==> flow/design.v <==
`timescale 1ns / 1ps
`default_nettype none
module bit_extender(X,Z);
	input wire [15:0] X;
	output wire [31:0] Z;
	wire [31:0] T;
	assign T[15:0] = X[15:0];
	assign T[31] = X[15];
	assign T[30] = X[15];
	assign T[29] = X[15];
	assign T[28] = X[15];
	assign T[27] = X[15];
	assign T[26] = X[15];
	assign T[25] = X[15];
	assign T[24] = X[15];
	assign T[23] = X[15];
	assign T[22] = X[15];
	assign T[21] = X[15];
	assign T[20] = X[15];
	assign T[19] = X[15];
	assign T[18] = X[15];
	assign T[17] = X[15];
	assign T[16] = X[15];
	assign Z = T;
endmodule
`default_nettype wire
`timescale 1ns / 1ps
`default_nettype none
module mux_2to1(X,Y,C,R);
   parameter N = 32;
   input  wire [(N-1):0] X, Y;
   input  wire           C;
   output wire [(N-1):0] R;
   assign R = C ? Y : X;
endmodule
`default_nettype wire
`timescale 1ns / 1ps
`default_nettype none
module mux_4to1(W,X,Y,Z,C,R);
   parameter N = 32;
	input  wire [(N-1):0] W, X, Y, Z;
	input  wire [1:0]     C;
	output wire [(N-1):0] R;
   wire [(N-1):0] mux_lsb_0_out, mux_lsb_1_out;
   mux_2to1 #(.N(N)) MUX_LSB_0 (.X(W), .Y(X), .C(C[0]), .R(mux_lsb_0_out));
   mux_2to1 #(.N(N)) MUX_LSB_1 (.X(Y), .Y(Z), .C(C[0]), .R(mux_lsb_1_out));
   mux_2to1 #(.N(N)) MUX_MSB (.X(mux_lsb_0_out), .Y(mux_lsb_1_out), .C(C[1]), .R(R));
endmodule
`default_nettype wire
`timescale 1ns / 1ps
`default_nettype none
module mux_16to1(X1,X2,X3,X4,X5,X6,X7,X8,X9,X10,X11,X12,X13,X14,X15,X16,C,R);
   parameter N = 32;
	input  wire [(N-1):0] X1, X2, X3, X4, X5, X6, X7, X8,
                         X9, X10, X11, X12, X13, X14, X15, X16;
	input  wire [3:0]     C;
	output wire [(N-1):0] R;
   wire [(N-1):0] mux_lsb_0_out, mux_lsb_1_out, mux_lsb_2_out, mux_lsb_3_out;
   mux_4to1 #(.N(N)) MUX_LSB_0 (.W(X1), .X(X2), .Y(X3), .Z(X4), .C(C[1:0]), .R(mux_lsb_0_out));
   mux_4to1 #(.N(N)) MUX_LSB_1 (.W(X5), .X(X6), .Y(X7), .Z(X8), .C(C[1:0]), .R(mux_lsb_1_out));
   mux_4to1 #(.N(N)) MUX_LSB_2 (.W(X9), .X(X10), .Y(X11), .Z(X12), .C(C[1:0]), .R(mux_lsb_2_out));
   mux_4to1 #(.N(N)) MUX_LSB_3 (.W(X13), .X(X14), .Y(X15), .Z(X16), .C(C[1:0]), .R(mux_lsb_3_out));
   mux_4to1 #(.N(N)) MUX_MSB (.W(mux_lsb_0_out), .X(mux_lsb_1_out),
         .Y(mux_lsb_2_out), .Z(mux_lsb_3_out), .C(C[3:2]), .R(R));
endmodule
`default_nettype wire
`timescale 1ns / 1ps
`default_nettype none
module equals(X,Y,Z);
   parameter N = 32;
	input  wire [(N-1):0] X, Y;
	output wire Z;
   wire [(N-1):0] xnor_result;
   assign xnor_result = ~(X ^ Y);  
   assign Z = & xnor_result;  
endmodule
`default_nettype wire
`timescale 1ns / 1ps
`default_nettype none
module add_1bit(X,Y,C_IN,Z,C_OUT);
	input  wire X;
	input  wire Y;
	input  wire C_IN;
	output wire Z;
	output wire C_OUT;
   wire half_sum;
	assign half_sum = X ^ Y;
	assign Z = half_sum ^ C_IN;
	assign C_OUT = X ? (Y | C_IN) : (Y & C_IN);
endmodule
`default_nettype wire
`timescale 1ns / 1ps
`default_nettype none
module add_32bit(X,Y,C_IN,Z,C_OUT);
	input  wire [31:0] X;
	input  wire [31:0] Y;
	input  wire C_IN;
	output wire [31:0] Z;
	output wire C_OUT;
   wire [30:0] carry;
	add_1bit ADD0 (.X(X[0]), .Y(Y[0]), .C_IN(C_IN), .Z(Z[0]), .C_OUT(carry[0]));
	add_1bit ADD1 (.X(X[1]), .Y(Y[1]), .C_IN(carry[0]), .Z(Z[1]), .C_OUT(carry[1]));
	add_1bit ADD2 (.X(X[2]), .Y(Y[2]), .C_IN(carry[1]), .Z(Z[2]), .C_OUT(carry[2]));
	add_1bit ADD3 (.X(X[3]), .Y(Y[3]), .C_IN(carry[2]), .Z(Z[3]), .C_OUT(carry[3]));
	add_1bit ADD4 (.X(X[4]), .Y(Y[4]), .C_IN(carry[3]), .Z(Z[4]), .C_OUT(carry[4]));
	add_1bit ADD5 (.X(X[5]), .Y(Y[5]), .C_IN(carry[4]), .Z(Z[5]), .C_OUT(carry[5]));
	add_1bit ADD6 (.X(X[6]), .Y(Y[6]), .C_IN(carry[5]), .Z(Z[6]), .C_OUT(carry[6]));
	add_1bit ADD7 (.X(X[7]), .Y(Y[7]), .C_IN(carry[6]), .Z(Z[7]), .C_OUT(carry[7]));
	add_1bit ADD8 (.X(X[8]), .Y(Y[8]), .C_IN(carry[7]), .Z(Z[8]), .C_OUT(carry[8]));
	add_1bit ADD9 (.X(X[9]), .Y(Y[9]), .C_IN(carry[8]), .Z(Z[9]), .C_OUT(carry[9]));
	add_1bit ADD10 (.X(X[10]), .Y(Y[10]), .C_IN(carry[9]), .Z(Z[10]), .C_OUT(carry[10]));
	add_1bit ADD11 (.X(X[11]), .Y(Y[11]), .C_IN(carry[10]), .Z(Z[11]), .C_OUT(carry[11]));
	add_1bit ADD12 (.X(X[12]), .Y(Y[12]), .C_IN(carry[11]), .Z(Z[12]), .C_OUT(carry[12]));
	add_1bit ADD13 (.X(X[13]), .Y(Y[13]), .C_IN(carry[12]), .Z(Z[13]), .C_OUT(carry[13]));
	add_1bit ADD14 (.X(X[14]), .Y(Y[14]), .C_IN(carry[13]), .Z(Z[14]), .C_OUT(carry[14]));
	add_1bit ADD15 (.X(X[15]), .Y(Y[15]), .C_IN(carry[14]), .Z(Z[15]), .C_OUT(carry[15]));
	add_1bit ADD16 (.X(X[16]), .Y(Y[16]), .C_IN(carry[15]), .Z(Z[16]), .C_OUT(carry[16]));
	add_1bit ADD17 (.X(X[17]), .Y(Y[17]), .C_IN(carry[16]), .Z(Z[17]), .C_OUT(carry[17]));
	add_1bit ADD18 (.X(X[18]), .Y(Y[18]), .C_IN(carry[17]), .Z(Z[18]), .C_OUT(carry[18]));
	add_1bit ADD19 (.X(X[19]), .Y(Y[19]), .C_IN(carry[18]), .Z(Z[19]), .C_OUT(carry[19]));
	add_1bit ADD20 (.X(X[20]), .Y(Y[20]), .C_IN(carry[19]), .Z(Z[20]), .C_OUT(carry[20]));
	add_1bit ADD21 (.X(X[21]), .Y(Y[21]), .C_IN(carry[20]), .Z(Z[21]), .C_OUT(carry[21]));
	add_1bit ADD22 (.X(X[22]), .Y(Y[22]), .C_IN(carry[21]), .Z(Z[22]), .C_OUT(carry[22]));
	add_1bit ADD23 (.X(X[23]), .Y(Y[23]), .C_IN(carry[22]), .Z(Z[23]), .C_OUT(carry[23]));
	add_1bit ADD24 (.X(X[24]), .Y(Y[24]), .C_IN(carry[23]), .Z(Z[24]), .C_OUT(carry[24]));
	add_1bit ADD25 (.X(X[25]), .Y(Y[25]), .C_IN(carry[24]), .Z(Z[25]), .C_OUT(carry[25]));
	add_1bit ADD26 (.X(X[26]), .Y(Y[26]), .C_IN(carry[25]), .Z(Z[26]), .C_OUT(carry[26]));
	add_1bit ADD27 (.X(X[27]), .Y(Y[27]), .C_IN(carry[26]), .Z(Z[27]), .C_OUT(carry[27]));
	add_1bit ADD28 (.X(X[28]), .Y(Y[28]), .C_IN(carry[27]), .Z(Z[28]), .C_OUT(carry[28]));
	add_1bit ADD29 (.X(X[29]), .Y(Y[29]), .C_IN(carry[28]), .Z(Z[29]), .C_OUT(carry[29]));
	add_1bit ADD30 (.X(X[30]), .Y(Y[30]), .C_IN(carry[29]), .Z(Z[30]), .C_OUT(carry[30]));
	add_1bit ADD31 (.X(X[31]), .Y(Y[31]), .C_IN(carry[30]), .Z(Z[31]), .C_OUT(C_OUT));
endmodule
`default_nettype wire
`timescale 1ns / 1ps
`default_nettype none
module subtract_1bit(
   X,
   Y,
   C_IN,
   Z,
   C_OUT
);
	input  wire X;
	input  wire Y;
	input  wire C_IN;
	output wire Z;
	output wire C_OUT;
   assign Z = (X^Y)^C_IN;
   assign C_OUT = X ? (Y & C_IN) : (Y | C_IN);
endmodule
`default_nettype wire
`timescale 1ns / 1ps
`default_nettype none
module subtract_32bit(
   X,
   Y,
   C_IN,
   Z,
   C_OUT
);
	input  wire [31:0] X;
	input  wire [31:0] Y;
	input  wire C_IN;
	output wire [31:0] Z;
	output wire C_OUT;
   wire [30:0] carry;
   subtract_1bit sub1_0 (.X(X[0]), .Y(Y[0]), .C_IN(C_IN), .Z(Z[0]), .C_OUT(carry[0]));
   subtract_1bit sub1_1 (.X(X[1]), .Y(Y[1]), .C_IN(carry[0]), .Z(Z[1]), .C_OUT(carry[1]));
   subtract_1bit sub1_2 (.X(X[2]), .Y(Y[2]), .C_IN(carry[1]), .Z(Z[2]), .C_OUT(carry[2]));
   subtract_1bit sub1_3 (.X(X[3]), .Y(Y[3]), .C_IN(carry[2]), .Z(Z[3]), .C_OUT(carry[3]));
   subtract_1bit sub1_4 (.X(X[4]), .Y(Y[4]), .C_IN(carry[3]), .Z(Z[4]), .C_OUT(carry[4]));
   subtract_1bit sub1_5 (.X(X[5]), .Y(Y[5]), .C_IN(carry[4]), .Z(Z[5]), .C_OUT(carry[5]));
   subtract_1bit sub1_6 (.X(X[6]), .Y(Y[6]), .C_IN(carry[5]), .Z(Z[6]), .C_OUT(carry[6]));
   subtract_1bit sub1_7 (.X(X[7]), .Y(Y[7]), .C_IN(carry[6]), .Z(Z[7]), .C_OUT(carry[7]));
   subtract_1bit sub1_8 (.X(X[8]), .Y(Y[8]), .C_IN(carry[7]), .Z(Z[8]), .C_OUT(carry[8]));
   subtract_1bit sub1_9 (.X(X[9]), .Y(Y[9]), .C_IN(carry[8]), .Z(Z[9]), .C_OUT(carry[9]));
   subtract_1bit sub1_10 (.X(X[10]), .Y(Y[10]), .C_IN(carry[9]), .Z(Z[10]), .C_OUT(carry[10]));
   subtract_1bit sub1_11 (.X(X[11]), .Y(Y[11]), .C_IN(carry[10]), .Z(Z[11]), .C_OUT(carry[11]));
   subtract_1bit sub1_12 (.X(X[12]), .Y(Y[12]), .C_IN(carry[11]), .Z(Z[12]), .C_OUT(carry[12]));
   subtract_1bit sub1_13 (.X(X[13]), .Y(Y[13]), .C_IN(carry[12]), .Z(Z[13]), .C_OUT(carry[13]));
   subtract_1bit sub1_14 (.X(X[14]), .Y(Y[14]), .C_IN(carry[13]), .Z(Z[14]), .C_OUT(carry[14]));
   subtract_1bit sub1_15 (.X(X[15]), .Y(Y[15]), .C_IN(carry[14]), .Z(Z[15]), .C_OUT(carry[15]));
   subtract_1bit sub1_16 (.X(X[16]), .Y(Y[16]), .C_IN(carry[15]), .Z(Z[16]), .C_OUT(carry[16]));
   subtract_1bit sub1_17 (.X(X[17]), .Y(Y[17]), .C_IN(carry[16]), .Z(Z[17]), .C_OUT(carry[17]));
   subtract_1bit sub1_18 (.X(X[18]), .Y(Y[18]), .C_IN(carry[17]), .Z(Z[18]), .C_OUT(carry[18]));
   subtract_1bit sub1_19 (.X(X[19]), .Y(Y[19]), .C_IN(carry[18]), .Z(Z[19]), .C_OUT(carry[19]));
   subtract_1bit sub1_20 (.X(X[20]), .Y(Y[20]), .C_IN(carry[19]), .Z(Z[20]), .C_OUT(carry[20]));
   subtract_1bit sub1_21 (.X(X[21]), .Y(Y[21]), .C_IN(carry[20]), .Z(Z[21]), .C_OUT(carry[21]));
   subtract_1bit sub1_22 (.X(X[22]), .Y(Y[22]), .C_IN(carry[21]), .Z(Z[22]), .C_OUT(carry[22]));
   subtract_1bit sub1_23 (.X(X[23]), .Y(Y[23]), .C_IN(carry[22]), .Z(Z[23]), .C_OUT(carry[23]));
   subtract_1bit sub1_24 (.X(X[24]), .Y(Y[24]), .C_IN(carry[23]), .Z(Z[24]), .C_OUT(carry[24]));
   subtract_1bit sub1_25 (.X(X[25]), .Y(Y[25]), .C_IN(carry[24]), .Z(Z[25]), .C_OUT(carry[25]));
   subtract_1bit sub1_26 (.X(X[26]), .Y(Y[26]), .C_IN(carry[25]), .Z(Z[26]), .C_OUT(carry[26]));
   subtract_1bit sub1_27 (.X(X[27]), .Y(Y[27]), .C_IN(carry[26]), .Z(Z[27]), .C_OUT(carry[27]));
   subtract_1bit sub1_28 (.X(X[28]), .Y(Y[28]), .C_IN(carry[27]), .Z(Z[28]), .C_OUT(carry[28]));
   subtract_1bit sub1_29 (.X(X[29]), .Y(Y[29]), .C_IN(carry[28]), .Z(Z[29]), .C_OUT(carry[29]));
   subtract_1bit sub1_30 (.X(X[30]), .Y(Y[30]), .C_IN(carry[29]), .Z(Z[30]), .C_OUT(carry[30]));
   subtract_1bit sub1_31 (.X(X[31]), .Y(Y[31]), .C_IN(carry[30]), .Z(Z[31]), .C_OUT(C_OUT));
endmodule
`default_nettype wire
`timescale 1ns / 1ps
`default_nettype none
module set_less_than_32bit(X,Y,Z);
	input  wire [31:0] X;
	input  wire [31:0] Y;
	output wire Z;
   wire sign_bit_xor, sub_cout;
   wire [31:0] subtract_result;
   assign sign_bit_xor = X[31] ^ Y[31];
   subtract_32bit SUB1 (.X(X), .Y(Y), .Z(subtract_result), .C_IN(1'b0), .C_OUT(sub_cout));
   assign Z = sign_bit_xor ? X[31] : subtract_result[31];
endmodule
`default_nettype wire
`timescale 1ns / 1ps
`default_nettype none
module shift_left_1bit(X,Y,I,Z);
	input  wire [31:0] X;
	input  wire [31:0] Y;
	input  wire [31:0] I;
	output wire Z;
   wire [31:0] index;
   wire lt0, gt31, temp;
   subtract_32bit SUB (.X(I), .Y(Y), .Z(index), .C_IN(1'b0), .C_OUT(temp));
   set_less_than_32bit LT0 (.X(index), .Y(32'd0), .Z(lt0));
   set_less_than_32bit GT31 (.X(32'd31), .Y(index), .Z(gt31));
   assign Z = (lt0 | gt31) ? 1'b0 : X[index];
endmodule
`default_nettype wire
`timescale 1ns / 1ps
`default_nettype none
module shift_right_1bit(X,Y,I,V,Z);
	input  wire [31:0] X, Y, I;
   input  wire V;
	output wire Z;
   wire [31:0] index;
   wire lt32, gte0, temp;
   add_32bit ADD (.X(I), .Y(Y), .Z(index), .C_IN(1'b0), .C_OUT(temp));
   set_less_than_32bit LT32 (.X(index), .Y(32'd32), .Z(lt32));
   set_less_than_32bit GTE0 (.X(32'hffffffff), .Y(index), .Z(gte0));
   assign Z = (lt32 & gte0) ? X[index] : V;
endmodule
`default_nettype wire
`timescale 1ns / 1ps
`default_nettype none
module shift_left_32bit(X,Y,Z);
	input  wire [31:0] X;
	input  wire [31:0] Y;
	output wire [31:0] Z;
   wire [31:0] tempZ;
   shift_left_1bit BIT0 (.X(X), .Y(Y), .I(0), .Z(tempZ[0]));
   shift_left_1bit BIT1 (.X(X), .Y(Y), .I(1), .Z(tempZ[1]));
   shift_left_1bit BIT2 (.X(X), .Y(Y), .I(2), .Z(tempZ[2]));
   shift_left_1bit BIT3 (.X(X), .Y(Y), .I(3), .Z(tempZ[3]));
   shift_left_1bit BIT4 (.X(X), .Y(Y), .I(4), .Z(tempZ[4]));
   shift_left_1bit BIT5 (.X(X), .Y(Y), .I(5), .Z(tempZ[5]));
   shift_left_1bit BIT6 (.X(X), .Y(Y), .I(6), .Z(tempZ[6]));
   shift_left_1bit BIT7 (.X(X), .Y(Y), .I(7), .Z(tempZ[7]));
   shift_left_1bit BIT8 (.X(X), .Y(Y), .I(8), .Z(tempZ[8]));
   shift_left_1bit BIT9 (.X(X), .Y(Y), .I(9), .Z(tempZ[9]));
   shift_left_1bit BIT10 (.X(X), .Y(Y), .I(10), .Z(tempZ[10]));
   shift_left_1bit BIT11 (.X(X), .Y(Y), .I(11), .Z(tempZ[11]));
   shift_left_1bit BIT12 (.X(X), .Y(Y), .I(12), .Z(tempZ[12]));
   shift_left_1bit BIT13 (.X(X), .Y(Y), .I(13), .Z(tempZ[13]));
   shift_left_1bit BIT14 (.X(X), .Y(Y), .I(14), .Z(tempZ[14]));
   shift_left_1bit BIT15 (.X(X), .Y(Y), .I(15), .Z(tempZ[15]));
   shift_left_1bit BIT16 (.X(X), .Y(Y), .I(16), .Z(tempZ[16]));
   shift_left_1bit BIT17 (.X(X), .Y(Y), .I(17), .Z(tempZ[17]));
   shift_left_1bit BIT18 (.X(X), .Y(Y), .I(18), .Z(tempZ[18]));
   shift_left_1bit BIT19 (.X(X), .Y(Y), .I(19), .Z(tempZ[19]));
   shift_left_1bit BIT20 (.X(X), .Y(Y), .I(20), .Z(tempZ[20]));
   shift_left_1bit BIT21 (.X(X), .Y(Y), .I(21), .Z(tempZ[21]));
   shift_left_1bit BIT22 (.X(X), .Y(Y), .I(22), .Z(tempZ[22]));
   shift_left_1bit BIT23 (.X(X), .Y(Y), .I(23), .Z(tempZ[23]));
   shift_left_1bit BIT24 (.X(X), .Y(Y), .I(24), .Z(tempZ[24]));
   shift_left_1bit BIT25 (.X(X), .Y(Y), .I(25), .Z(tempZ[25]));
   shift_left_1bit BIT26 (.X(X), .Y(Y), .I(26), .Z(tempZ[26]));
   shift_left_1bit BIT27 (.X(X), .Y(Y), .I(27), .Z(tempZ[27]));
   shift_left_1bit BIT28 (.X(X), .Y(Y), .I(28), .Z(tempZ[28]));
   shift_left_1bit BIT29 (.X(X), .Y(Y), .I(29), .Z(tempZ[29]));
   shift_left_1bit BIT30 (.X(X), .Y(Y), .I(30), .Z(tempZ[30]));
   shift_left_1bit BIT31 (.X(X), .Y(Y), .I(31), .Z(tempZ[31]));
   mux_2to1 SPECIAL_CASE (.X(tempZ), .Y(32'b0), .C(Y[31]), .R(Z));
endmodule
`default_nettype wire
`timescale 1ns / 1ps
`default_nettype none
module shift_right_logical_32bit(X,Y,Z);
	input  wire [31:0] X;
	input  wire [31:0] Y;
	output wire [31:0] Z;
   wire [31:0] tempZ;
   shift_right_1bit BIT0 (.X(X), .Y(Y), .I(0), .V(1'b0), .Z(tempZ[0]));
   shift_right_1bit BIT1 (.X(X), .Y(Y), .I(1), .V(1'b0), .Z(tempZ[1]));
   shift_right_1bit BIT2 (.X(X), .Y(Y), .I(2), .V(1'b0), .Z(tempZ[2]));
   shift_right_1bit BIT3 (.X(X), .Y(Y), .I(3), .V(1'b0), .Z(tempZ[3]));
   shift_right_1bit BIT4 (.X(X), .Y(Y), .I(4), .V(1'b0), .Z(tempZ[4]));
   shift_right_1bit BIT5 (.X(X), .Y(Y), .I(5), .V(1'b0), .Z(tempZ[5]));
   shift_right_1bit BIT6 (.X(X), .Y(Y), .I(6), .V(1'b0), .Z(tempZ[6]));
   shift_right_1bit BIT7 (.X(X), .Y(Y), .I(7), .V(1'b0), .Z(tempZ[7]));
   shift_right_1bit BIT8 (.X(X), .Y(Y), .I(8), .V(1'b0), .Z(tempZ[8]));
   shift_right_1bit BIT9 (.X(X), .Y(Y), .I(9), .V(1'b0), .Z(tempZ[9]));
   shift_right_1bit BIT10 (.X(X), .Y(Y), .I(10), .V(1'b0), .Z(tempZ[10]));
   shift_right_1bit BIT11 (.X(X), .Y(Y), .I(11), .V(1'b0), .Z(tempZ[11]));
   shift_right_1bit BIT12 (.X(X), .Y(Y), .I(12), .V(1'b0), .Z(tempZ[12]));
   shift_right_1bit BIT13 (.X(X), .Y(Y), .I(13), .V(1'b0), .Z(tempZ[13]));
   shift_right_1bit BIT14 (.X(X), .Y(Y), .I(14), .V(1'b0), .Z(tempZ[14]));
   shift_right_1bit BIT15 (.X(X), .Y(Y), .I(15), .V(1'b0), .Z(tempZ[15]));
   shift_right_1bit BIT16 (.X(X), .Y(Y), .I(16), .V(1'b0), .Z(tempZ[16]));
   shift_right_1bit BIT17 (.X(X), .Y(Y), .I(17), .V(1'b0), .Z(tempZ[17]));
   shift_right_1bit BIT18 (.X(X), .Y(Y), .I(18), .V(1'b0), .Z(tempZ[18]));
   shift_right_1bit BIT19 (.X(X), .Y(Y), .I(19), .V(1'b0), .Z(tempZ[19]));
   shift_right_1bit BIT20 (.X(X), .Y(Y), .I(20), .V(1'b0), .Z(tempZ[20]));
   shift_right_1bit BIT21 (.X(X), .Y(Y), .I(21), .V(1'b0), .Z(tempZ[21]));
   shift_right_1bit BIT22 (.X(X), .Y(Y), .I(22), .V(1'b0), .Z(tempZ[22]));
   shift_right_1bit BIT23 (.X(X), .Y(Y), .I(23), .V(1'b0), .Z(tempZ[23]));
   shift_right_1bit BIT24 (.X(X), .Y(Y), .I(24), .V(1'b0), .Z(tempZ[24]));
   shift_right_1bit BIT25 (.X(X), .Y(Y), .I(25), .V(1'b0), .Z(tempZ[25]));
   shift_right_1bit BIT26 (.X(X), .Y(Y), .I(26), .V(1'b0), .Z(tempZ[26]));
   shift_right_1bit BIT27 (.X(X), .Y(Y), .I(27), .V(1'b0), .Z(tempZ[27]));
   shift_right_1bit BIT28 (.X(X), .Y(Y), .I(28), .V(1'b0), .Z(tempZ[28]));
   shift_right_1bit BIT29 (.X(X), .Y(Y), .I(29), .V(1'b0), .Z(tempZ[29]));
   shift_right_1bit BIT30 (.X(X), .Y(Y), .I(30), .V(1'b0), .Z(tempZ[30]));
   shift_right_1bit BIT31 (.X(X), .Y(Y), .I(31), .V(1'b0), .Z(tempZ[31]));
   mux_2to1 SPECIAL_CASE (.X(tempZ), .Y(32'b0), .C(Y[31]), .R(Z));
endmodule
`default_nettype wire
`timescale 1ns / 1ps
`default_nettype none
module shift_right_arithmetic_32bit(X,Y,Z);
	input  wire [31:0] X;
	input  wire [31:0] Y;
	output wire [31:0] Z;
   wire [31:0] tempZ;
   shift_right_1bit BIT0 (.X(X), .Y(Y), .I(0), .V(X[31]), .Z(tempZ[0]));
   shift_right_1bit BIT1 (.X(X), .Y(Y), .I(1), .V(X[31]), .Z(tempZ[1]));
   shift_right_1bit BIT2 (.X(X), .Y(Y), .I(2), .V(X[31]), .Z(tempZ[2]));
   shift_right_1bit BIT3 (.X(X), .Y(Y), .I(3), .V(X[31]), .Z(tempZ[3]));
   shift_right_1bit BIT4 (.X(X), .Y(Y), .I(4), .V(X[31]), .Z(tempZ[4]));
   shift_right_1bit BIT5 (.X(X), .Y(Y), .I(5), .V(X[31]), .Z(tempZ[5]));
   shift_right_1bit BIT6 (.X(X), .Y(Y), .I(6), .V(X[31]), .Z(tempZ[6]));
   shift_right_1bit BIT7 (.X(X), .Y(Y), .I(7), .V(X[31]), .Z(tempZ[7]));
   shift_right_1bit BIT8 (.X(X), .Y(Y), .I(8), .V(X[31]), .Z(tempZ[8]));
   shift_right_1bit BIT9 (.X(X), .Y(Y), .I(9), .V(X[31]), .Z(tempZ[9]));
   shift_right_1bit BIT10 (.X(X), .Y(Y), .I(10), .V(X[31]), .Z(tempZ[10]));
   shift_right_1bit BIT11 (.X(X), .Y(Y), .I(11), .V(X[31]), .Z(tempZ[11]));
   shift_right_1bit BIT12 (.X(X), .Y(Y), .I(12), .V(X[31]), .Z(tempZ[12]));
   shift_right_1bit BIT13 (.X(X), .Y(Y), .I(13), .V(X[31]), .Z(tempZ[13]));
   shift_right_1bit BIT14 (.X(X), .Y(Y), .I(14), .V(X[31]), .Z(tempZ[14]));
   shift_right_1bit BIT15 (.X(X), .Y(Y), .I(15), .V(X[31]), .Z(tempZ[15]));
   shift_right_1bit BIT16 (.X(X), .Y(Y), .I(16), .V(X[31]), .Z(tempZ[16]));
   shift_right_1bit BIT17 (.X(X), .Y(Y), .I(17), .V(X[31]), .Z(tempZ[17]));
   shift_right_1bit BIT18 (.X(X), .Y(Y), .I(18), .V(X[31]), .Z(tempZ[18]));
   shift_right_1bit BIT19 (.X(X), .Y(Y), .I(19), .V(X[31]), .Z(tempZ[19]));
   shift_right_1bit BIT20 (.X(X), .Y(Y), .I(20), .V(X[31]), .Z(tempZ[20]));
   shift_right_1bit BIT21 (.X(X), .Y(Y), .I(21), .V(X[31]), .Z(tempZ[21]));
   shift_right_1bit BIT22 (.X(X), .Y(Y), .I(22), .V(X[31]), .Z(tempZ[22]));
   shift_right_1bit BIT23 (.X(X), .Y(Y), .I(23), .V(X[31]), .Z(tempZ[23]));
   shift_right_1bit BIT24 (.X(X), .Y(Y), .I(24), .V(X[31]), .Z(tempZ[24]));
   shift_right_1bit BIT25 (.X(X), .Y(Y), .I(25), .V(X[31]), .Z(tempZ[25]));
   shift_right_1bit BIT26 (.X(X), .Y(Y), .I(26), .V(X[31]), .Z(tempZ[26]));
   shift_right_1bit BIT27 (.X(X), .Y(Y), .I(27), .V(X[31]), .Z(tempZ[27]));
   shift_right_1bit BIT28 (.X(X), .Y(Y), .I(28), .V(X[31]), .Z(tempZ[28]));
   shift_right_1bit BIT29 (.X(X), .Y(Y), .I(29), .V(X[31]), .Z(tempZ[29]));
   shift_right_1bit BIT30 (.X(X), .Y(Y), .I(30), .V(X[31]), .Z(tempZ[30]));
   shift_right_1bit BIT31 (.X(X), .Y(Y), .I(31), .V(X[31]), .Z(tempZ[31]));
   wire [31:0] test_minus1;
   wire [1:0] spec_cases;
   wire temp, test_gt31, test_lt0;
   add_32bit TEST_MINUS1_ADD (.X(X), .Y(32'b1), .Z(test_minus1), .C_IN(1'b0), .C_OUT(temp));
   set_less_than_32bit LT0 (.X(Y), .Y(32'b0), .Z(test_lt0));
   set_less_than_32bit GT31 (.X(32'd31), .Y(Y), .Z(test_gt31));
   assign spec_cases[0] = 1'b0;  
   assign spec_cases[1] = test_gt31 | test_lt0;
   mux_4to1 SPECIALCASES (.W(tempZ), .X(32'b0), .Y(32'b0), .Z(32'b0), .C(spec_cases), .R(Z));
endmodule
`default_nettype wire
`timescale 1ns / 1ps
`default_nettype none
module alu(X,Y,op_code,Z,overflow,equal,zero);
	input  wire [31:0] X;
	input  wire [31:0] Y;
	input  wire [3:0] op_code;
	output wire [31:0] Z;
	output wire overflow;
	output wire equal;
	output wire zero;
   wire [31:0] and_output, or_output,  xor_output, nor_output, add_output,
               sub_output, slt_output, srl_output, sra_output, sll_output;
   wire add_cout, sub_cout;
   assign and_output = X & Y;
   assign or_output  = X | Y;
   assign xor_output = X ^ Y;
   assign nor_output = ~or_output;
   add_32bit ADDER (.X(X), .Y(Y), .C_IN(1'b0), .Z(add_output), .C_OUT(add_cout));
   subtract_32bit SUBTRACTER (.X(X), .Y(Y), .C_IN(1'b0), .Z(sub_output), .C_OUT(sub_cout));
   set_less_than_32bit SLT (.X(X), .Y(Y), .Z(slt_output[0]));
   assign slt_output[31:1] = 31'b0;
   shift_right_logical_32bit SRL (.X(Y), .Y(X), .Z(srl_output));
   shift_right_arithmetic_32bit SRA (.X(Y), .Y(X), .Z(sra_output));
   shift_left_32bit SLL (.X(Y), .Y(X), .Z(sll_output));
   mux_16to1 RESULT_MUX
             (.X1(and_output),
              .X2(or_output),
              .X3(xor_output),
              .X4(nor_output),
              .X5(32'b0),
              .X6(add_output),
              .X7(sub_output),
              .X8(slt_output),
              .X9(srl_output),
              .X10(sll_output),
              .X11(sra_output),
              .X12(32'b0),
              .X13(32'b0),
              .X14(32'b0),
              .X15(32'b0),
              .X16(32'b0),
              .C(op_code),
              .R(Z));
    mux_16to1 #(.N(1)) VALIDITY_MUX
              (.X1(1'b1),
               .X2(1'b1),
               .X3(1'b1),
               .X4(1'b1),
               .X5(1'b1),  
               .X6(1'b1),
               .X7(1'b1),
               .X8(1'b1),
               .X9(1'b1),
               .X10(1'b1),
               .X11(1'b1),
               .X12(1'b0),
               .X13(1'b0),
               .X14(1'b0),
               .X15(1'b0),
               .X16(1'b0),
               .C(op_code),
               .R(is_valid));
    wire is_valid, sub_equal_0, z_equal_0, overflow_bit;
    wire [1:0] op_is_add_sub;
    equals #(.N(4)) IS_ADD (.X(op_code), .Y(4'b0101), .Z(op_is_add_sub[1]));
    equals #(.N(4)) IS_SUB (.X(op_code), .Y(4'b0110), .Z(op_is_add_sub[0]));
    equals #(.N(32)) SUB_IS_0 (.X(sub_output), .Y(32'b0), .Z(sub_equal_0));
    equals #(.N(32)) Z_IS_0 (.X(Z), .Y(32'b0), .Z(z_equal_0));
    wire sub_overflow = (X[31] ^ Y[31]) ? (X[31] ^ Z[31]) : 0;
    wire add_overflow = (X[31] ^ Y[31]) ? 0 : (X[31] ^ Z[31]);
    mux_4to1 #(.N(1)) OVERFLOW (.W(1'b0), .X(sub_overflow), .Y(add_overflow),
                                .Z(1'b0), .R(overflow_bit), .C(op_is_add_sub));
    assign equal = is_valid ? sub_equal_0 : 1'b0;
    assign zero = is_valid ? z_equal_0 : 1'b0;
    assign overflow = is_valid ? overflow_bit : 1'b0;
endmodule
`default_nettype wire
`timescale 1ns / 1ps
`default_nettype none
module alu_control(alu_op, opcode, F, op);
	input  wire [2:0] alu_op;  
   input  wire [5:0] opcode;
	input  wire [5:0] F;
	output reg [3:0] op;
	always @(*) begin
      op <= 4'b0101;  
      if (alu_op == 3'b000) begin
         if (opcode == 6'b001000) op <= 4'b0101;   
         else if (opcode == 6'b001100) op <= 4'b0000;   
         else if (opcode == 6'b001101) op <= 4'b0001;   
         else if (opcode == 6'b001010) op <= 4'b0111;   
         else if (opcode == 6'b001110) op <= 4'b0010;   
      end  
      else if (alu_op == 3'b001 || alu_op == 3'b100) op <= 4'b0101;
		else if (alu_op == 3'b010) op <= 4'b0110;
		else if (alu_op === 3'b011) begin
         if (F == 6'b100100) op <= 4'b0000;  
         else if (F == 6'b100101) op <= 4'b0001;  
         else if (F == 6'b100110) op <= 4'b0010;  
         else if (F == 6'b100111) op <= 4'b0011;  
         else if (F == 6'b100000) op <= 4'b0101;  
         else if (F == 6'b100010) op <= 4'b0110;  
         else if (F == 6'b101010) op <= 4'b0111;  
         else if (F == 6'b000010) op <= 4'b1000;  
         else if (F == 6'b000000) op <= 4'b1001;  
         else if (F == 6'b000011) op <= 4'b1010;  
		end
	end
endmodule
`default_nettype wire
`timescale 1ns / 1ps
`default_nettype none
module control_unit(cclk, rstb, I, State, PcWriteCond, PcWrite, IorD, MemRead, MemWrite,
   MemToReg, IrWrite, PcSource, AluOp, AluSrcA, AluSrcB, RegWrite, RegDst, NextState);
   input  wire cclk, rstb;
	input  wire [31:0] I;
   input  wire [3:0] State;
   output wire PcWrite, IorD, MemRead, MemWrite, MemToReg, IrWrite, RegWrite;
   output wire [1:0] PcSource, PcWriteCond, AluSrcA, AluSrcB, RegDst;
   output wire [2:0] AluOp;
   output reg  [3:0] NextState;
	wire R;   
   wire RS;  
	wire L;   
	wire S;   
	wire B;   
   wire J;   
   wire JAL;
	assign R = ~I[31] & ~I[30] & ~I[29] & ~I[28] & ~I[27] & ~I[26];
   assign RS = R & (I[5:2] == 4'b0000);
	assign L = I[31] & ~I[30] & ~I[29] & ~I[28] & I[27] & I[26];
	assign S = I[31] & ~I[30] & I[29] & ~I[28] & I[27] & I[26];
	assign B = ~I[31] & ~I[30] & ~I[29] & I[28] & ~I[27];
   assign J = (~I[31] & ~I[30] & ~I[29] & ~I[28] & I[27]) | (R & (I[20:0] == 20'd8));
   assign JAL = J & (I[31:26] == 6'b000011);
   assign PcWrite = (State == 4'b0000 | State == 4'b1001) ? 1'b1 : 1'b0;
   assign PcWriteCond = (State == 4'b1000) ? {B & I[26], B & ~I[26]} : 2'b0;
   assign IorD = (State == 4'b0011 | State == 4'b0101) ? 1'b1 : 1'b0;
   assign MemRead = (State == 4'b0000 | State == 4'b0011) ? 1'b1 : 1'b0;
   assign MemWrite = (State == 4'b0101) ? 1'b1 : 1'b0;
   assign MemToReg = (State == 4'b0100) ? 1'b1 : 1'b0;
   assign IrWrite = (State == 4'b0000) ? 1'b1 : 1'b0;
   assign RegWrite = (State == 4'b0100 | State == 4'b0111 | State == 4'b1011 | State == 4'b1101) ? 1'b1 : 1'b0;
   assign RegDst = (State == 4'b1101) ? 2'b10
         : (State == 4'b0111 ? 1'b1 : 1'b0);
   assign AluSrcA = (State == 4'b0010 | State == 4'b0110 |
         State == 4'b1000 | State == 4'b1010) ? (R & RS ? 2'b10 : 2'b01) : 2'b00;
   assign AluSrcB = (State == 4'b0000) ? 2'b01
         : ((State == 4'b0001) ? 2'b11
            : ((State == 4'b0010 | State == 4'b1010) ? 2'b10 : 2'b00));
   assign PcSource = (State == 4'b1000) ? 2'b01
         : ((State == 4'b1001) ? (R ? 2'b11 : 2'b10) : 2'b00);
	assign AluOp = (State == 4'b0000 | State == 4'b0001) ? 3'b100
      : (R ? 3'b011
         : (B ? 3'b010
            : ((L | S) ? 3'b001 : 3'b000)));
   always @(posedge cclk) begin
      if (~rstb) begin
         NextState <= 4'b0000;
      end else begin
         case (State)
         4'b0000: NextState <= 4'b0001;
         4'b0001: begin
            if (JAL) NextState <= 4'b1101;
            else if (J) NextState <= 4'b1001;
            else if (B) NextState <= 4'b1000;
            else if (L | S) NextState <= 4'b0010;
            else if (R) NextState <= 4'b0110;
            else NextState <= 4'b1010;
         end
         4'b0010: begin
            if (L) NextState <= 4'b0011;
            else if (S) NextState <= 4'b0101;
            else NextState <= 4'b1111;
         end
         4'b0011: begin
            if (L) NextState <= 4'b0100;
            else NextState <= 4'b1111;
         end
         4'b0100: begin
            if (L) NextState <= 4'b0000;
            else NextState <= 4'b1111;
         end
         4'b0101: begin
            if (S) NextState <= 4'b1100;
            else NextState <= 4'b1111;
         end
         4'b0110: begin
            if (R) NextState <= 4'b0111;
            else NextState <= 4'b1111;
         end
         4'b0111: begin
            if (R) NextState <= 4'b0000;
            else NextState <= 4'b1111;
         end
         4'b1000: begin
            if (B) NextState <= 4'b1100;
            else NextState <= 4'b1111;
         end
         4'b1001: begin
            if (J) NextState <= 4'b1100;
            else NextState <= 4'b1111;
         end
         4'b1010: begin
            if (~R && ~J) NextState <= 4'b1011;
            else NextState <= 4'b1111;
         end
         4'b1011: begin
            if (~R && ~J) NextState <= 4'b0000;
            else NextState <= 4'b1111;
         end
         4'b1100: NextState <= 4'b0000;
         4'b1101: begin
            if (JAL) NextState <= 4'b1001;
            else NextState <= 4'b1111;
         end
         default: NextState <= 4'b1111;
         endcase
      end
   end
endmodule
`default_nettype wire
`timescale 1ns / 1ps
`default_nettype none
module register_file(cclk,rstb,write,read_reg_0,read_reg_1,write_reg,write_data,reg0,reg1);
	input  wire cclk;
	input  wire rstb;
	input  wire write;
	input  wire [4:0] read_reg_0;
	input  wire [4:0] read_reg_1;
	input  wire [4:0] write_reg;
	input  wire [31:0] write_data;
	output wire [31:0] reg0;
	output wire [31:0] reg1;
   reg [31:0] registers[31:0];
   assign reg0 = registers[read_reg_0];
   assign reg1 = registers[read_reg_1];
   always @(posedge cclk) begin
      if (~rstb) begin
         registers[0] <= 32'b0;
         registers[1] <= 32'b0;
         registers[2] <= 32'b0;
         registers[3] <= 32'b0;
         registers[4] <= 32'b0;
         registers[5] <= 32'b0;
         registers[6] <= 32'b0;
         registers[7] <= 32'b0;
         registers[8] <= 32'b0;
         registers[9] <= 32'b0;
         registers[10] <= 32'b0;
         registers[11] <= 32'b0;
         registers[12] <= 32'b0;
         registers[13] <= 32'b0;
         registers[14] <= 32'b0;
         registers[15] <= 32'b0;
         registers[16] <= 32'b0;
         registers[17] <= 32'b0;
         registers[18] <= 32'b0;
         registers[19] <= 32'b0;
         registers[20] <= 32'b0;
         registers[21] <= 32'b0;
         registers[22] <= 32'b0;
         registers[23] <= 32'b0;
         registers[24] <= 32'b0;
         registers[25] <= 32'b0;
         registers[26] <= 32'b0;
         registers[27] <= 32'b0;
         registers[28] <= 32'b0;
         registers[29] <= 32'b0;
         registers[30] <= 32'b0;
         registers[31] <= 32'b0;
      end else begin
         if (write) begin
            registers[write_reg] <= write_data;
         end
      end
   end
endmodule
`default_nettype wire
`timescale 1ns/1ps
`default_nettype none
module mips(clk, rstb, mem_wr_data, mem_addr, mem_rd_data, mem_wr_ena, PC);
	input wire clk, rstb;
	output wire mem_wr_ena;
	output wire [31:0] mem_wr_data, mem_addr;
	input wire [31:0] mem_rd_data;             
	output reg [31:0] PC;
   reg  [31:0] MemDataReg, InstReg, RegA, RegB, AluOut;
   wire [4:0] RegFile_WriteAddr;
   wire [31:0] RegFile_WriteData;
   wire [31:0] RegFile_Data0, RegFile_Data1, AluAMux, AluBMux;
   wire Ctl_PcWrite, Ctl_IorD, Ctl_MemRead, Ctl_MemWrite,
        Ctl_MemToReg, Ctl_IrWrite, Ctl_RegWrite;
   wire [1:0] Ctl_PcWriteCond, Ctl_PcSource, Ctl_AluSrcA, Ctl_AluSrcB, Ctl_RegDst;
   wire [2:0] Ctl_AluOp;
   wire [3:0] Ctl_State;
   wire [3:0] AluCtl_AluOpcode;
   wire Alu_Zero;
   wire [31:0] Alu_Z;
   wire [31:0] SignExtend_Out;
   assign mem_addr = Ctl_IorD ? AluOut : PC;
   assign mem_wr_data = RegB;
   assign mem_wr_ena = Ctl_MemWrite;
   assign RegFile_WriteAddr = Ctl_RegDst[1] ? 5'd31 : (Ctl_RegDst[0] ? InstReg[15:11] : InstReg[20:16]);
   assign RegFile_WriteData = Ctl_RegDst[1] ? PC : (Ctl_MemToReg ? mem_rd_data : AluOut);
   assign AluAMux = Ctl_AluSrcA[1] ? InstReg[10:6] : (Ctl_AluSrcA[0] ? RegA : PC);
   assign AluBMux = Ctl_AluSrcB[1]
      ? (Ctl_AluSrcB[0] ? {SignExtend_Out[29:0],2'b0} : SignExtend_Out)
      : (Ctl_AluSrcB[0] ? 32'd4 : RegB);
	register_file REGFILE (.cclk(clk), .rstb(rstb), .write(Ctl_RegWrite),
         .write_reg(RegFile_WriteAddr), .write_data(RegFile_WriteData),
         .read_reg_0(InstReg[25:21]), .read_reg_1(InstReg[20:16]),
         .reg0(RegFile_Data0), .reg1(RegFile_Data1));
   control_unit CONTROL (.cclk(clk), .rstb(rstb), .I(InstReg), .State(Ctl_State),
      .PcWriteCond(Ctl_PcWriteCond), .PcWrite(Ctl_PcWrite), .IorD(Ctl_IorD),
      .MemRead(Ctl_MemRead), .MemWrite(Ctl_MemWrite), .MemToReg(Ctl_MemToReg),
      .IrWrite(Ctl_IrWrite), .PcSource(Ctl_PcSource), .AluOp(Ctl_AluOp),
      .AluSrcA(Ctl_AluSrcA), .AluSrcB(Ctl_AluSrcB), .RegWrite(Ctl_RegWrite),
      .RegDst(Ctl_RegDst), .NextState(Ctl_State));
   alu_control ALU_CONTROL (.alu_op(Ctl_AluOp),
      .opcode(InstReg[31:26]), .F(InstReg[5:0]), .op(AluCtl_AluOpcode));
   alu ALU (.X(AluAMux), .Y(AluBMux), .op_code(AluCtl_AluOpcode), .Z(Alu_Z), .zero(Alu_Zero));
   bit_extender SIGN_EXTEND (.X(InstReg[15:0]), .Z(SignExtend_Out));
   always @(posedge clk) begin
      if (~rstb) begin
         MemDataReg <= 32'b0;
         InstReg <= 32'b0;
         RegA <= 32'b0;
         RegB <= 32'b0;
         AluOut <= 32'b0;
         PC <= 32'h00400000;
      end else begin
         RegA <= RegFile_Data0;
         RegB <= RegFile_Data1;
         if (Ctl_MemToReg) MemDataReg <= mem_rd_data;
         if (Ctl_IrWrite) InstReg <= mem_rd_data;
         AluOut <= Alu_Z;
         if (Ctl_PcWrite || (Ctl_PcWriteCond[0] & Alu_Zero) ||
              (Ctl_PcWriteCond[1] & ~Alu_Zero)) begin
            case (Ctl_PcSource)
            2'b00: PC <= Alu_Z;
            2'b01: PC <= AluOut;
            2'b10: PC <= {PC[31:28], InstReg[25:0], 2'b0};
            2'b11: PC <= RegA;
            endcase
         end
      end
   end
endmodule
`default_nettype wire
# Tool chain data of mips
# Tool output for the design above before and after an edit, in the order of the flow.
# Lines under "before" count in the file above, lines under "after" in the edited file.
# "change": "after" minus "before" as printed here.
# Operators: Yosys type, input widths -> output width; for muxes data width and select width s.
# Library cell names are shortened.
# The mark -- stands for no value.
[inputs] top_module="mips" clk_port="clk" cell_library="sky130hd" pvt_corner="tt_025C_1v80"

# Diff
# The edit as a unified diff against the file above.
# The edited RTL no longer does the same as the RTL above: the edit was made by script, with no optimisation intended.
# begin of diff
@@ -45,5 +45,8 @@
    mux_2to1 #(.N(N)) MUX_LSB_0 (.X(W), .Y(X), .C(C[0]), .R(mux_lsb_0_out));
    mux_2to1 #(.N(N)) MUX_LSB_1 (.X(Y), .Y(Z), .C(C[0]), .R(mux_lsb_1_out));
-   mux_2to1 #(.N(N)) MUX_MSB (.X(mux_lsb_0_out), .Y(mux_lsb_1_out), .C(C[1]), .R(R));
+   wire [(N-1):0] R_m, R_s;
+   mux_2to1 #(.N(N)) MUX_MSB (.X(mux_lsb_0_out), .Y(mux_lsb_1_out), .C(C[1]), .R(R_m));
+   mux_2to1 #(.N(N)) MUX_MSB_x (.X(mux_lsb_0_out), .Y(~mux_lsb_1_out), .C(C[1]), .R(R_s));
+   assign R = R_m ^ R_s;
 endmodule
 `default_nettype wire
# end of diff

# Elaborated design
# Counts by Yosys on the flattened word-level netlist (proc, flatten, opt, wreduce; memories kept). Register bits leave out memories and registers merged into their read ports (data or address). Print and check cells are left out.
# Yosys's memory passes give these memory sizes; they may raise the number of words (mostly to a power of two), join words into wider ones and drop unused or constant bits.
[bits] item="output_inout_bits" before=97 after=97 change=0
[bits] item="word_cells" before=5945 after=5966 change=21
[bits] item="in_bits" before=34 after=34 change=0
[bits] item="register_bits" before=100 after=100 change=0
[bits] item="n_memories" before=1 after=1 change=0
[bits] item="mem_bits_rw" before=1024 after=1024 change=0
[op_classes] item="reduce_logical" before=13 after=13 change=0
[op_classes] item="n_logic" before=4642 after=4654 change=12
[op_classes] item="shift" before=64 after=64 change=0
[op_classes] item="equal" before=36 after=36 change=0
[op_classes] item="n_mux" before=1184 after=1193 change=9
[ops] op="$mux 32" before=24 after=30 change=6
[ops] op="$xor 32x32->32" before=1 after=6 change=5
[ops] op="$not 32->32" before=2 after=6 change=4
[ops] op="$mux 1" before=1105 after=1108 change=3
[ops] op="$xor 1x1->1" before=1879 after=1881 change=2
[ops] op="$not 1->1" before=47 after=48 change=1
[ops] op="$or 1x1->1" before=1762 after=1762 change=0
[ops] op="$and 1x1->1" before=949 after=949 change=0
[ops] op="$shiftx 32x32->1" before=64 after=64 change=0
[ops] op="$mux 4" before=30 after=30 change=0
[ops] op="$mux 2" before=12 after=12 change=0
[ops] op="$eq 6x6->1 const B" before=7 after=7 change=0
[ops] op="$eq 4x4->1 const B" before=6 after=6 change=0
[ops] op="$mux 3" before=6 after=6 change=0
[ops] op="$eq 6x4->1 const B" before=5 after=5 change=0
[ops] op="$eq 4x3->1 const B" before=4 after=4 change=0
[ops] op="$mux 5" before=4 after=4 change=0
[ops] op="$eq 6x2->1 const B" before=3 after=3 change=0
[ops] op="$logic_or 1x1->1" before=3 after=3 change=0
[ops] op="$eq 2x2->1 const B" before=2 after=2 change=0
[ops] op="$eq 4x2->1 const B" before=2 after=2 change=0
[ops] op="$logic_not 1->1" before=2 after=2 change=0
[ops] op="$logic_not 4->1" before=2 after=2 change=0
[ops] op="$and 32x32->32" before=1 after=1 change=0
[ops] op="$eq 2x1->1 const B" before=1 after=1 change=0
[ops] op="$eq 21x4->1 const B" before=1 after=1 change=0
[ops] op="$eq 3x1->1 const B" before=1 after=1 change=0
[ops] op="$eq 3x2->1 const B" before=1 after=1 change=0
# Not every row of either side is listed.

# Depth
# Longest topological path by Yosys (ltp), each cell counted once; first at word level (registers and memories cut), then after technology mapping (sequential cells cut; the memories' decode and read muxes count).
[depth] item="word_depth" before=86 after=89 change=3
[depth] item="abc_area" before="0" after="0"
[depth] item="depth_mapped" before=63 after=10 change=-53
[depth] item="depth_no_buf" before=54 after=5 change=-49

# Synthesis result
# Source: synth_stat.txt of the flow (Yosys; design flattened, memories mapped). It holds for the ABC_AREA given above (unset counts as 0); a run with the other value may have another netlist.
[synth_totals] item="buf_cells" before=584 after=438 change=-146
[synth_totals] item="yosys_area_um2" before=97916.4 after=57669.1 change=-40247.3
[synth_totals] item="cells" before=8389 after=4165 change=-4224
[synth_totals] item="flip_flops" before=1198 after=1168 change=-30
[synth_totals] item="seq_area_um2" before=34232.8 after=33632.3 change=-600.5
[by_type] cell="ha_1" before=1760 after=0 change=-1760
[by_type] cell="nor4_1" before=374 after=4 change=-370
[by_type] cell="nor2_1" before=1396 after=1109 change=-287
[by_type] cell="mux4_2" before=712 after=456 change=-256
[by_type] cell="nand2_1" before=383 after=142 change=-241
[by_type] cell="clkbuf_1" before=447 after=218 change=-229
[by_type] cell="o21ai_0" before=170 after=15 change=-155
[by_type] cell="inv_1" before=128 after=5 change=-123
[by_type] cell="nor3_1" before=115 after=14 change=-101
[by_type] cell="buf_2" before=40 after=134 change=94
[by_type] cell="nand3_1" before=128 after=44 change=-84
[by_type] cell="nand4_1" before=82 after=2 change=-80
[by_type] cell="a22oi_1" before=40 after=112 change=72
[by_type] cell="buf_1" before=81 after=20 change=-61
[by_type] cell="a21oi_1" before=158 after=98 change=-60
[by_type] cell="o211ai_1" before=55 after=0 change=-55
[by_type] cell="o31ai_1" before=43 after=0 change=-43
[by_type] cell="mux2_2" before=52 after=15 change=-37
# Not every row of either side is listed.
# The figures by module come from a second, unflattened synthesis with its own total; it is not the netlist above.
[unflattened] item="hier_cells" before=43791 after=44409 change=618
[unflattened] item="hier_area_um2" before=423301.0 after=429134.1 change=5833.1
# Each row is one instance without its submodules.
[by_module_before] mod="subtract_1bit" n_cells=4 instances=7296 area_um2=32.5 mod_seq_area_um2=0.0
[by_module_before] mod="add_1bit" n_cells=2 instances=2080 area_um2=33.8 mod_seq_area_um2=0.0
[by_module_before] mod="register_file" n_cells=4646 instances=1 area_um2=55939.9 mod_seq_area_um2=30749.5
[by_module_before] mod="shift_right_1bit" n_cells=34 instances=64 area_um2=357.8 mod_seq_area_um2=0.0
[by_module_before] mod="shift_left_1bit" n_cells=26 instances=32 area_um2=341.6 mod_seq_area_um2=0.0
[by_module_before] mod="mux_2to1 #(N=32)" n_cells=36 instances=18 area_um2=544.3 mod_seq_area_um2=0.0
[by_module_before] mod="mips" n_cells=784 instances=1 area_um2=7930.1 mod_seq_area_um2=3203.1
[by_module_before] mod="set_less_than_32bit" n_cells=4 instances=195 area_um2=16.3 mod_seq_area_um2=0.0
[by_module_before] mod="alu" n_cells=200 instances=1 area_um2=1610.3 mod_seq_area_um2=0.0
[by_module_before] mod="mux_2to1" n_cells=36 instances=2 area_um2=544.3 mod_seq_area_um2=0.0
[by_module_before] mod="control_unit" n_cells=127 instances=1 area_um2=823.3 mod_seq_area_um2=80.1
[by_module_before] mod="equals #(N=32)" n_cells=43 instances=2 area_um2=346.6 mod_seq_area_um2=0.0
[by_module_before] mod="mux_2to1 #(N=1)" n_cells=1 instances=18 area_um2=15.0 mod_seq_area_um2=0.0
[by_module_before] mod="bit_extender" n_cells=32 instances=1 area_um2=240.2 mod_seq_area_um2=0.0
# before: Modules not listed: 12.
[by_module_after] mod="subtract_1bit" n_cells=4 instances=7296 area_um2=32.5 mod_seq_area_um2=0.0
[by_module_after] mod="add_1bit" n_cells=2 instances=2080 area_um2=33.8 mod_seq_area_um2=0.0
[by_module_after] mod="register_file" n_cells=4646 instances=1 area_um2=55939.9 mod_seq_area_um2=30749.5
[by_module_after] mod="shift_right_1bit" n_cells=34 instances=64 area_um2=357.8 mod_seq_area_um2=0.0
[by_module_after] mod="mux_2to1 #(N=32)" n_cells=36 instances=24 area_um2=544.3 mod_seq_area_um2=0.0
[by_module_after] mod="shift_left_1bit" n_cells=26 instances=32 area_um2=341.6 mod_seq_area_um2=0.0
[by_module_after] mod="mips" n_cells=784 instances=1 area_um2=7930.1 mod_seq_area_um2=3203.1
[by_module_after] mod="set_less_than_32bit" n_cells=4 instances=195 area_um2=16.3 mod_seq_area_um2=0.0
[by_module_after] mod="mux_4to1 #(N=32)" n_cells=64 instances=5 area_um2=400.4 mod_seq_area_um2=0.0
[by_module_after] mod="alu" n_cells=200 instances=1 area_um2=1610.3 mod_seq_area_um2=0.0
[by_module_after] mod="mux_2to1" n_cells=36 instances=2 area_um2=544.3 mod_seq_area_um2=0.0
[by_module_after] mod="control_unit" n_cells=127 instances=1 area_um2=823.3 mod_seq_area_um2=80.1
[by_module_after] mod="equals #(N=32)" n_cells=43 instances=2 area_um2=346.6 mod_seq_area_um2=0.0
[by_module_after] mod="mux_4to1" n_cells=64 instances=1 area_um2=400.4 mod_seq_area_um2=0.0
# after: Modules not listed: 12.

# Path before layout
# Path of least setup slack by OpenSTA after synthesis, without wires, with an ideal clock, recovery checks aside; 20% of the period is set as input and as output delay. Where synthesis merged equal registers, the netlist keeps one of their names.
[synth_path] item="path_kind" before="reg2reg" after="in2reg"
[synth_path] item="from" before="register InstReg[4]" after="input port rstb"
[synth_path] item="to" before="register PC[22]" after="memory REGFILE.registers[14][0]"
[synth_path] item="in_delay_ns" after=2.600
[synth_path] item="required_time_ns" before=12.875 after=12.611 change=-0.264
[synth_path] item="driving_pins" before=52 after=7 change=-45
[synth_path] item="path_slack_ns" before=0.902 after=8.057 change=7.155
[synth_path] item="setup_time_ns" before=0.125 after=0.389 change=0.264
[synth_path] item="launch_ns" before=0.000 after=2.600 change=2.600
[synth_path] item="n_path_buf" before=5 after=2 change=-3
[synth_path] item="path_delay_ns" before=12.098 after=2.343 change=-9.755
[synth_path] item="arrival_ns" before=11.973 after=4.554 change=-7.419
[synth_path] item="tclk_ns" before=13.0 after=13.0 change=0.0
[synth_path] item="synth_period_reached_ns" before=12.098 after=4.943 change=-7.155
# "path_delay_ns" = arrival - input delay + setup time.
# "driving_pins": output pins that drive a net of the path, with the launching flip-flop's if there is one; two outputs of one cell count as two.
# "synth_period_reached_ns" is the clock period less the worst setup slack; recovery checks do not enter. This is arithmetic on one report: input and output delays are still those of the set period (20% each).
# Between the ends stands the longest chain of elaborated cells between them, by number of cells; it is not shown to be the way that was timed. Of several equally long chains one is given.
# Each line given opens the expression or statement behind the cell; cells for indexed reads and writes are added by Yosys, which also makes memories of some case tables.
# A register here has more assigning lines than the two given.
[synth_between_before] cell_sequence="dfxtp_1 > buf_6 > or4_4 > buf_6 > nor4_4 > or2_2 > clkbuf_1 > inv_1 > ha_1 > ha_1 > ha_1 > ha_1 > ha_1 > ha_1 > ha_1 > ha_1 > ha_1 > ha_1 > (+16 left out) > nor4_1 > nand3_1 > or3_1 > a222oi_1 > a31oi_1 > a2111oi_0 > a32oi_1 > a2111oi_0 > nand4_1 > nor4_1 > nand4_1 > nor4_2 > nand4_1 > nor4_4 > nor3_1 > buf_6 > buf_6 > mux2i_1" elab_chain_cells=80 cone_cells=5807 classes_between="9 x eq/ne; 64 x shift; 1129 x mux; 4600 x logic; 5 x reduce/logical"
[synth_lines_before] item="start: declaration" line_no=665 rtl="reg  [31:0] MemDataReg, InstReg, RegA, RegB, AluOut;"
[synth_lines_before] item="start: assignment" line_no=704 rtl="InstReg <= 32'b0;"
[synth_lines_before] item="start: assignment" line_no=713 rtl="if (Ctl_IrWrite) InstReg <= mem_rd_data;"
[synth_lines_before] item="$logic_not 4->1" line_no=507 rtl="assign RS = R & (I[5:2] == 4'b0000);"
[synth_lines_before] item="$and 1x1->1" line_no=507
[synth_lines_before] item="$and 1x1->1" line_no=524 rtl="State == 4'b1000 | State == 4'b1010) ? (R & RS ? 2'b10 : 2'b01) : 2'b00;"
[synth_lines_before] item="$mux 2" line_no=524
[synth_lines_before] item="$mux 2" line_no=523 rtl="assign AluSrcA = (State == 4'b0010 | State == 4'b0110 |"
[synth_lines_before] item="$mux 32 x2" line_no=683 rtl="assign AluAMux = Ctl_AluSrcA[1] ? InstReg[10:6] : (Ctl_AluSrcA[0] ? RegA : PC);"
[synth_lines_before] item="$mux 1" line_no=150 rtl="assign C_OUT = X ? (Y & C_IN) : (Y | C_IN);"
[synth_lines_before] item="(+61 left out)"
[synth_lines_before] item="$mux 1" line_no=212 rtl="assign Z = sign_bit_xor ? X[31] : subtract_result[31];"
[synth_lines_before] item="$mux 32 x4" line_no=34 rtl="assign R = C ? Y : X;"
[synth_lines_before] item="$not 32->32" line_no=74 rtl="assign xnor_result = ~(X ^ Y);"
[synth_lines_before] item="$reduce_and 32->1" line_no=75 rtl="assign Z = & xnor_result;"
[synth_lines_before] item="$mux 1" line_no=451 rtl="assign zero = is_valid ? z_equal_0 : 1'b0;"
[synth_lines_before] item="$and 1x1->1" line_no=715 rtl="if (Ctl_PcWrite || (Ctl_PcWriteCond[0] & Alu_Zero) ||"
[synth_lines_before] item="$logic_or 1x1->1 x2" line_no=715
[synth_lines_before] item="end: assignment" line_no=718 rtl="2'b00: PC <= Alu_Z;"
[synth_lines_before] item="end: assignment" line_no=719 rtl="2'b01: PC <= AluOut;"
[synth_lines_before] item="end: declaration" line_no=664 rtl="output reg [31:0] PC;"
# after: The path ends at the enable pin of a flip-flop; only ways to that pin are counted.
[synth_between_after] cell_sequence="buf_2 > o41ai_4 > o21bai_1 > a211oi_1 > nand2_1 > clkbuf_1 > nand2_1" elab_chain_cells=1 cone_cells=3 lines_between=1 classes_between="3 x mux"
[synth_lines_after] item="start: declaration" line_no=663 rtl="input wire clk, rstb;"
[synth_lines_after] item="$mux 5" line_no=619 rtl="if (~rstb) begin"
[synth_lines_after] item="end: declaration" line_no=615 rtl="reg [31:0] registers[31:0];"

# Timing after layout
# Path of least setup slack in the final report of each run of set A (OpenROAD, finished layout, wires in). Where an end is a register, its clock arrival counts in the times.
[layout_path] item="path_kind" before="reg2reg" after="reg2out"
[layout_path] item="from" before="register CONTROL.NextState" after="register CONTROL.NextState"
[layout_path] item="to" before="register PC[1]" after="output port mem_addr[15]"
[layout_path] item="launch_ns" before=0.72 after=0.77 change=0.05
[layout_path] item="n_path_buf" before=2 after=1 change=-1
[layout_path] item="setup_time_ns" before=0.08
[layout_path] item="required_time_ns" before=13.45 after=10.24 change=-3.21
[layout_path] item="out_delay_ns" after=2.56
[layout_path] item="path_slack_ns" before=0.44 after=7.55 change=7.11
[layout_path] item="driving_pins" before=52 after=5 change=-47
[layout_path] item="arrival_ns" before=13.00 after=2.69 change=-10.31
[layout_path] item="tclk_ns" before=12.8 after=12.8 change=0.0
# An end named without its bit number is one bit of that signal or, where synthesis recoded a state register, one of its new flip-flops.
# Between the ends stands the longest chain of elaborated cells between them, by number of cells; it is not shown to be the way that was timed. Of several equally long chains one is given.
# A register here has more assigning lines than the two given.
[layout_between_before] cell_sequence="dfxtp_2 > or4_4 > mux2i_1 > a311oi_4 > inv_2 > ha_1 > ha_1 > ha_1 > ha_1 > ha_1 > ha_1 > ha_1 > ha_1 > ha_1 > ha_1 > ha_1 > ha_1 > ha_1 > (+16 left out) > nand3_1 > or4_1 > a221o_1 > a221oi_1 > o31ai_1 > nor4_1 > buf_4 > nand4_1 > and4bb_1 > nand4_1 > nor4_1 > nand4_1 > nor4_2 > nand4_1 > nor4_4 > nor3_2 > buf_12 > mux2i_1"
[layout_lines_before] item="start: declaration" line_no=498 rtl="output reg  [3:0] NextState;"
[layout_lines_before] item="start: assignment" line_no=536 rtl="NextState <= 4'b0000;"
[layout_lines_before] item="start: assignment" line_no=539 rtl="4'b0000: NextState <= 4'b0001;"
[layout_lines_before] item="end: assignment" line_no=718 rtl="2'b00: PC <= Alu_Z;"
[layout_lines_before] item="end: assignment" line_no=719 rtl="2'b01: PC <= AluOut;"
[layout_lines_before] item="end: declaration" line_no=664 rtl="output reg [31:0] PC;"
# before: Chain of elaborated cells between the ends: none given.
[layout_between_after] cell_sequence="dfxtp_1 > nor2_4 > nor2b_4 > a21o_1 > clkdlybuf4s50_1" elab_chain_cells=4 cone_cells=5 classes_between="2 x eq/ne; 2 x mux; 1 x logic"
[layout_lines_after] item="start: declaration" line_no=501 rtl="output reg  [3:0] NextState;"
[layout_lines_after] item="start: assignment" line_no=539 rtl="NextState <= 4'b0000;"
[layout_lines_after] item="start: assignment" line_no=542 rtl="4'b0000: NextState <= 4'b0001;"
[layout_lines_after] item="$eq 4x2->1" line_no=518 rtl="assign IorD = (State == 4'b0011 | State == 4'b0101) ? 1'b1 : 1'b0;"
[layout_lines_after] item="$or 1x1->1" line_no=518
[layout_lines_after] item="$mux 1" line_no=518
[layout_lines_after] item="$mux 32" line_no=681 rtl="assign mem_addr = Ctl_IorD ? AluOut : PC;"
[layout_lines_after] item="end: declaration" line_no=665 rtl="output wire [31:0] mem_wr_data, mem_addr;"

# Layout results
# Runs of the flow (Yosys, OpenROAD) on both versions; the two runs of a pair have the same settings. The constraints put input and output delay at 20% of the set period each and load the outputs with 0.01 pF.
[settings_set_A] CORE_UTILIZATION=40 PLACE_DENSITY=0.6 period_ns=12.8 CAP_MARGIN=20 CORE_MARGIN=2 SLEW_MARGIN=20
[measured_set_A] item="utilization_frac" before=0.443 after=0.452 change=0.009
[measured_set_A] item="total_negative_slack_ns" before=0.000 after=0.000 change=0.000
[measured_set_A] item="final_setup_ws_ns" before=0.445 after=7.546 change=7.101
[measured_set_A] item="design_die_area_um2" before=248767.0 after=147226.0 change=-101541.0
[measured_set_A] item="post_synth_area_um2" before=97916.4 after=57669.1 change=-40247.3
[measured_set_A] item="power_uw" before=13344 after=9242 change=-4102
[measured_set_A] item="achieved_clock_period_ns" before=12.355 after=5.254 change=-7.101
[settings_set_B] CAP_MARGIN=15 CORE_ASPECT_RATIO=0.74 CORE_UTILIZATION=25 CTS_CLUSTER_DIAMETER=74 CTS_CLUSTER_SIZE=79 GPL_TIMING_DRIVEN=0 HOLD_SLACK_MARGIN=0.11 PLACE_DENSITY_LB_ADDON=0.08 SETUP_SLACK_MARGIN=0.86 TNS_END_PERCENT=65 period_ns=7.76 CORE_MARGIN=2 SLEW_MARGIN=20
[measured_set_B] item="utilization_frac" before=0.304 after=0.293 change=-0.011
[measured_set_B] item="total_negative_slack_ns" before=-186.953 after=0.000 change=186.953
[measured_set_B] item="final_setup_ws_ns" before=-4.034 after=3.056 change=7.090
[measured_set_B] item="design_die_area_um2" before=396744.0 after=234579.0 change=-162165.0
[measured_set_B] item="post_synth_area_um2" before=97916.4 after=57669.1 change=-40247.3
[measured_set_B] item="power_uw" before=22950 after=14647 change=-8303
[measured_set_B] item="achieved_clock_period_ns" before=11.794 after=4.704 change=-7.090
# "achieved_clock_period_ns" means the clock period less the worst setup slack. The figure is calculated, with input and output delays left at 20% of the set period.
# By "power_uw" is meant OpenSTA's value without simulated activity: inputs other than the clock are taken to toggle once in ten clock periods, and the tool carries that through the logic.
